==> flow/design.v <==
module single_stage_mult(clock, reset, 
                         product_in,  mplier_in,  mcand_in,  bmask_in,  inst_valid_in, dest_reg_in, NPC_in,
                         br_rec_en_1, br_rec_en_2, br_marker_1, br_marker_2, br_mispre_1, br_mispre_2,
                         product_out, mplier_out, mcand_out, bmask_out, inst_valid_out, dest_reg_out, NPC_out);
  input clock, reset, inst_valid_in;
  input [3:0]  bmask_in;
  input [63:0] product_in, mplier_in, mcand_in;
  input [5:0] dest_reg_in;
  input [63:0] NPC_in;
  input br_rec_en_1, br_rec_en_2;
  input [2:0] br_marker_1, br_marker_2;
  input br_mispre_1, br_mispre_2;
  output reg inst_valid_out;
  output reg [3:0]  bmask_out;
  output reg [63:0] mplier_out, mcand_out;
  output reg [5:0] dest_reg_out;
  output reg [63:0] NPC_out;
  output wire [63:0] product_out;
  reg  [63:0] prod_in_reg, partial_prod_reg;
  wire [63:0] partial_product, next_mplier, next_mcand;
  assign product_out = prod_in_reg + partial_prod_reg;
  assign partial_product = mplier_in[15:0] * mcand_in;
  assign next_mplier = {16'b0,mplier_in[63:16]};
  assign next_mcand = {mcand_in[47:0],16'b0};
  always @(posedge clock)
  begin
    prod_in_reg      <= product_in;
    partial_prod_reg <= partial_product;
    mplier_out       <= next_mplier;
    mcand_out        <= next_mcand;
  end
  reg next_inst_valid_out;
  reg [3:0] next_bmask_out;
  always@(*) begin
    next_inst_valid_out = inst_valid_in;
    next_bmask_out       = bmask_in;
    if( br_rec_en_1 & br_mispre_1 & bmask_in[br_marker_1] ) next_inst_valid_out = 0;
    else if( br_rec_en_2 & br_mispre_2 & bmask_in[br_marker_2] ) next_inst_valid_out = 0;
    if( br_rec_en_1 ) next_bmask_out[br_marker_1] = 0;
    if( br_rec_en_2 ) next_bmask_out[br_marker_2] = 0;
  end
  always@(posedge clock)
  begin
    if(reset) begin
      inst_valid_out <= 1'b0;
      bmask_out      <= 0;
      NPC_out        <= 0;
      dest_reg_out   <= 6'd31;
    end
    else begin
      inst_valid_out <= next_inst_valid_out;
      bmask_out      <= next_bmask_out;
      NPC_out        <= NPC_in;
      dest_reg_out   <= dest_reg_in;
    end
  end
endmodule
module eight_stage_mult(clock, reset,
                        mplier, mcand, bmask_in, inst_valid_in, dest_reg_in, NPC_in,
                        br_rec_en_1, br_rec_en_2, br_marker_1, br_marker_2, br_mispre_1, br_mispre_2,
                        bmask_out, product, inst_valid_out, dest_reg_out, NPC_out);
  input clock, reset, inst_valid_in;
  input [5:0] dest_reg_in;
  input [63:0] NPC_in;
  input [3:0]  bmask_in;
  input [63:0] mcand, mplier;
  input br_rec_en_1, br_rec_en_2;
  input [2:0] br_marker_1, br_marker_2;
  input br_mispre_1, br_mispre_2;
  output [3:0]  bmask_out;
  output [63:0] product;
  output inst_valid_out;
  output [5:0] dest_reg_out;
  output [63:0] NPC_out;
  wire [63:0] mcand_out, mplier_out;
  wire [(3*4) -1:0] internal_bmask;
  wire [(3*6) -1:0] internal_dest_reg;
  wire [(3*64)-1:0] internal_products, internal_mcands, internal_mpliers, internal_NPC;
  wire [(3*1)- 1:0] internal_inst_valid_outs;
  single_stage_mult mstage [3:0] 
    (.clock(clock),
     .reset(reset),
     .product_in({internal_products,64'h0}),
     .mplier_in({internal_mpliers,mplier}),
     .mcand_in({internal_mcands,mcand}),
     .bmask_in({internal_bmask, bmask_in}),
     .inst_valid_in({internal_inst_valid_outs,inst_valid_in}),
     .dest_reg_in({internal_dest_reg, dest_reg_in}),
     .NPC_in({internal_NPC, NPC_in}),
     .br_rec_en_1(br_rec_en_1),
     .br_rec_en_2(br_rec_en_2),
     .br_marker_1(br_marker_1),
     .br_marker_2(br_marker_2),
     .br_mispre_1(br_mispre_1),
     .br_mispre_2(br_mispre_2),
     .product_out({product,internal_products}),
     .mplier_out({mplier_out,internal_mpliers}),
     .mcand_out({mcand_out,internal_mcands}),
     .bmask_out({bmask_out, internal_bmask}),
     .inst_valid_out({inst_valid_out,internal_inst_valid_outs}),
     .dest_reg_out({dest_reg_out, internal_dest_reg}),
     .NPC_out({NPC_out, internal_NPC})
    );
endmodule
# Step by step through the tools: eight_stage_mult
# Tool output for the design above, in the order of the flow.
# Lines are those of the file above, counted from 1.
# Cell names lack the library's common part.
# The mark n/a stands for no value.
dict set report inputs {
  design {eight_stage_mult}
  clock_port {clock}
  cell_library {sky130hd}
  lib_corner {tt_025C_1v80}
}

# Word-level counts
# Source: Yosys, flattened and elaborated, memories not mapped. Widths are those after wreduce. Registers that Yosys merges into a memory's read port (data or address) are not register bits. Print and check cells do not count. Equal cells are merged and count once.
dict set report classes {
  n_addsub 5
  mul 4
  n_shift 12
  n_mux 8
  logic 28
  reduce_and_logical 4
}
# cell count
set op_table {}
lappend op_table {{16-bit by 64-bit multiplier with 64-bit output} 1}
lappend op_table {{16-bit by 48-bit multiplier with 48-bit output} 1}
lappend op_table {{16-bit by 32-bit multiplier with 32-bit output} 1}
lappend op_table {{16-bit by 16-bit multiplier with 16-bit output} 1}
lappend op_table {{64-bit adder} 3}
lappend op_table {{4-bit by 3-bit variable part select with 1-bit output} 8}
lappend op_table {{4-bit AND} 8}
lappend op_table {{4-bit bitwise OR} 8}
lappend op_table {{4-bit 2-to-1 mux} 8}
lappend op_table {{1-bit by 4-bit variable shift with 4-bit output (first input constant)} 4}
lappend op_table {{3-bit OR reduction} 4}
lappend op_table {{1-bit AND} 10}
lappend op_table {{3-bit negator with 4-bit output} 2}
lappend op_table {{4-bit NOT} 2}
dict set report word_totals {
  ff_bits 844
  in_bits 215
  output_inout_bits 139
  wordCells 90
}

# Longest topological paths
# Yosys ltp: most cells in a row. Word level: on the elaborated netlist, between registers, memories and ports. Mapped: between sequential cells and ports; inverters and the memories' decode and read muxes count.
dict set report depth {
  ltp_word 9
  ABC_AREA 0
  mapped_depth 27
  ltp_nobuf 25
}

# Synthesis result
# Yosys stat after the flow's synthesis: flattened, memories mapped to cells. It holds for the ABC_AREA given above (unset counts as 0); a run with the other value may have another netlist.
dict set report mapped {
  mapped_cells 9018
  synth_area_mm2 0.0847751
  seqArea_mm2 0.0168962
  ff_cells 844
  buffers 453
}
# type count area_total_um2
set types {}
lappend types {fa_1 1667 3.34E+04}
lappend types {dfxtp_1 844 1.69E+04}
lappend types {inv_1 1867 7.01E+03}
lappend types {nand2_1 1542 5.79E+03}
lappend types {ha_1 393 4.92E+03}
lappend types {and2_1 658 4.12E+03}
lappend types {xnor2_1 248 2.17E+03}
lappend types {nor2b_1 296 1.85E+03}
lappend types {clkbuf_1 398 1.49E+03}
lappend types {a21oi_1 195 975.936}
lappend types {xor2_1 91 797.014}
lappend types {a21o_1 102 765.734}
lappend types {nor2_1 133 499.229}
lappend types {o21ai_0 74 370.355}
lappend types {buf_4 48 360.346}
lappend types {o21bai_1 33 247.738}
lappend types {o21a_1 32 240.23}
lappend types {nand3_1 38 190.182}
# Other cell types: 62; their cells: 359.
# The figures by module come from a second, unflattened synthesis with its own total; it is not the netlist above.
dict set report hier_totals {
  hier_cells 16393
  area_unflattened_mm2 0.1494821
}
# Rows give one instance, submodules left out.
# module instances cells mod_area_mm2 seq_area_mm2
set by_module {}
lappend by_module {single_stage_mult 4 4098 0.0373696 0.0059857}
lappend by_module {eight_stage_mult 1 1 0.0000038 0}

# Path before layout
# Source: OpenSTA report_checks on the synthesized netlist (no wires, ideal clock, input and output delay 20% of the period each), path of least setup slack; recovery checks are left aside. Register names are those of the netlist, which keeps one name where synthesis merged equal registers.
dict set report synth_path {
  kind {input-to-reg}
  startpoint {in mplier[7]}
  endpoint {reg mstage[0].partial_prod_reg[63]}
  clock_period_ps 9000
  input_delay_ps 1800
  setup_time_ps 118
  t_first_pin_ps 1800
  arrival_time_ps 8083
  t_required_ps 8882
  slack_ps 799
  delay_ps 6401
  stages 26
  n_path_buf 2
  synth_period_reached_ps 8201
}
# "delay_ps" is the arrival time less input delay plus setup time.
# "stages" counts driving pins, that of a launching flip-flop among them; a cell with two outputs on the path counts twice.
# "synth_period_reached_ps" = period - worst setup slack (recovery checks aside). The figure is calculated, with input and output delays left at 20% of the set period.
# Between the ends stands the longest chain of elaborated cells between them, by number of cells; it is not shown to be the way that was timed. Of several equally long chains one is given.
# A line is the first line of the expression or statement that the cell stems from. Yosys adds cells for indexed reads and writes and turns some case tables into memories.
dict set report synth_between {
  path_cell_list {clkbuf_1 > clkbuf_1 > nand2_1 > fa_1 > inv_1 > fa_1 > inv_1 > fa_1 > inv_1 > fa_1 > fa_1 > inv_1 > fa_1 > inv_1 > ha_1 > a211oi_1 > nor2_1 > o41a_1 > nor4_2 > a21oi_1 > o21a_1 > a311oi_2 > o31a_1 > o21ai_1 > a21oi_2 > xnor2_1}
  elab_chain_cells 1
  cells_between 1
  lines_between 1
  cone_classes {mul (1)}
}
# item line
set synth_lines {}
lappend synth_lines {{start: declaration} 66} ;# input [63:0] mcand, mplier;
lappend synth_lines {{16-bit by 64-bit multiplier with 64-bit output} 22}
lappend synth_lines {{end: assignment} 28}
lappend synth_lines {{end: declaration} 19} ;# reg  [63:0] prod_in_reg, partial_prod_reg;

# Timing after layout
# From the final timing report of run B: the path of least setup slack in the routed layout; clock arrival at registers is part of the times.
# The report prints the path's times to 10 ps; the period is as set.
dict set report layout_path {
  kind {input-to-reg}
  startpoint {in mplier[13]}
  endpoint {reg mstage[0].partial_prod_reg[63]}
  clock_period_ps 13900
  input_delay_ps 2780
  setup_time_ps 90
  t_first_pin_ps 2780
  arrival_time_ps 10320
  t_required_ps 14490
  slack_ps 4160
  stages 25
  n_path_buf 3
}
# Between the ends stands the longest chain of elaborated cells between them, by number of cells; it is not shown to be the way that was timed. Of several equally long chains one is given.
dict set report layout_between {
  path_cell_list {clkdlybuf4s50_1 > buf_2 > nand2_1 > fa_1 > fa_1 > inv_1 > fa_1 > fa_1 > fa_1 > inv_1 > fa_1 > inv_1 > ha_1 > and4_1 > o2111ai_1 > nor3_2 > buf_4 > nor4_4 > a21oi_2 > o21a_2 > a311oi_4 > o31a_1 > o21ai_1 > a21oi_2 > xnor2_1}
  elab_chain_cells 1
  cells_between 1
  lines_between 1
  cone_classes {mul (1)}
}
# item line
set layout_lines {}
lappend layout_lines {{start: declaration} 66} ;# input [63:0] mcand, mplier;
lappend layout_lines {{16-bit by 64-bit multiplier with 64-bit output} 22}
lappend layout_lines {{end: assignment} 28}
lappend layout_lines {{end: declaration} 19} ;# reg  [63:0] prod_in_reg, partial_prod_reg;

==> results <==
Measured data: module eight_stage_mult, platform sky130hd, 2 stored runs of the flow under differing settings, order arbitrary. Input and output delays are each 20% of the period that was set; the output load is 0.01 pF.
"period_less_ws_ps": clock period set for the run, less the worst setup slack. It is reckoned from that one timing run; input and output delays stay at 20% of the period that was set.
By "worst_path_time_ps" is meant the share of the clock period that the worst setup path is allowed (20% is reserved at inputs, 20% at outputs), minus its slack. Clock arrival times at its registers enter into it.
"worst_path_time_ps" is known to 10 ps.

# run A
==> flow/run.sh <==
#!/bin/bash
# the make line also repeats the synthesis and layout settings of config.mk as NAME=value (left out here)
make -C /OpenROAD-flow-scripts/flow DESIGN_CONFIG=/design/flow/config.mk WORK_HOME=/design/flow/orfs CLKGATE_MAP_FILE= finish
==> flow/config.mk <==
export PLATFORM = sky130hd
export DESIGN_NAME = eight_stage_mult
export DESIGN_NICKNAME = eight_stage_mult
export VERILOG_FILES = /design/flow/design.v
export SDC_FILE = /design/flow/constraint.sdc
export NUM_CORES = 4
export LEC_CHECK = 0
export ABC_AREA = 1
export CAP_MARGIN = 20
export CELL_PAD_IN_SITES_DETAIL_PLACEMENT = 2
export CORE_MARGIN = 8
export CORE_UTILIZATION = 40
export CTS_CLUSTER_SIZE = 30
export GPL_ROUTABILITY_DRIVEN = 0
export GPL_TIMING_DRIVEN = 0
export MAX_ROUTING_LAYER = met4
export MIN_ROUTING_LAYER = met2
export PLACE_DENSITY = 0.72
export SLEW_MARGIN = 40
export TNS_END_PERCENT = 10
==> flow/constraint.sdc <==
create_clock -name core_clock -period 10.3 [get_ports {clock}]
set_input_delay 2.0600 -clock core_clock [delete_from_list [all_inputs] [get_ports {clock}]]
set_output_delay 2.0600 -clock core_clock [all_outputs]
set_load 0.01 [all_outputs]

==> run A: results <==
outcome="not finished: routing ended with error GRT-0116"

# run B
==> flow/run.sh <==
#!/bin/bash
# the make line also repeats the synthesis and layout settings of config.mk as NAME=value (left out here)
make -C /OpenROAD-flow-scripts/flow DESIGN_CONFIG=/design/flow/config.mk WORK_HOME=/design/flow/orfs CLKGATE_MAP_FILE= finish
==> flow/config.mk <==
export PLATFORM = sky130hd
export DESIGN_NAME = eight_stage_mult
export DESIGN_NICKNAME = eight_stage_mult
export VERILOG_FILES = /design/flow/design.v
export SDC_FILE = /design/flow/constraint.sdc
export NUM_CORES = 4
export LEC_CHECK = 0
export ABC_AREA = 0
export CAP_MARGIN = 20
export CELL_PAD_IN_SITES_DETAIL_PLACEMENT = 0
export CELL_PAD_IN_SITES_GLOBAL_PLACEMENT = 3
export CORE_MARGIN = 2
export CORE_UTILIZATION = 49
export CTS_CLUSTER_DIAMETER = 172
export CTS_CLUSTER_SIZE = 85
export GPL_ROUTABILITY_DRIVEN = 1
export GPL_TIMING_DRIVEN = 0
export MAX_ROUTING_LAYER = met4
export SETUP_SLACK_MARGIN = 4.11
export SLEW_MARGIN = 20
==> flow/constraint.sdc <==
create_clock -name core_clock -period 13.9 [get_ports {clock}]
set_input_delay 2.7800 -clock core_clock [delete_from_list [all_inputs] [get_ports {clock}]]
set_output_delay 2.7800 -clock core_clock [all_outputs]
set_load 0.01 [all_outputs]

==> run B: results <==
period_less_ws_ps=9737
fin_tns_ps=0
final_util_pct=53.8
final_setup_ws_ps=4163
final_cell_area_mm2=0.0923936
post_synth_area_mm2=0.0847751
final_die_area_mm2=0.176354
hold_worst_slack_ps=330
worst_path_time_ps=6960
critical_path_type="input-to-reg"
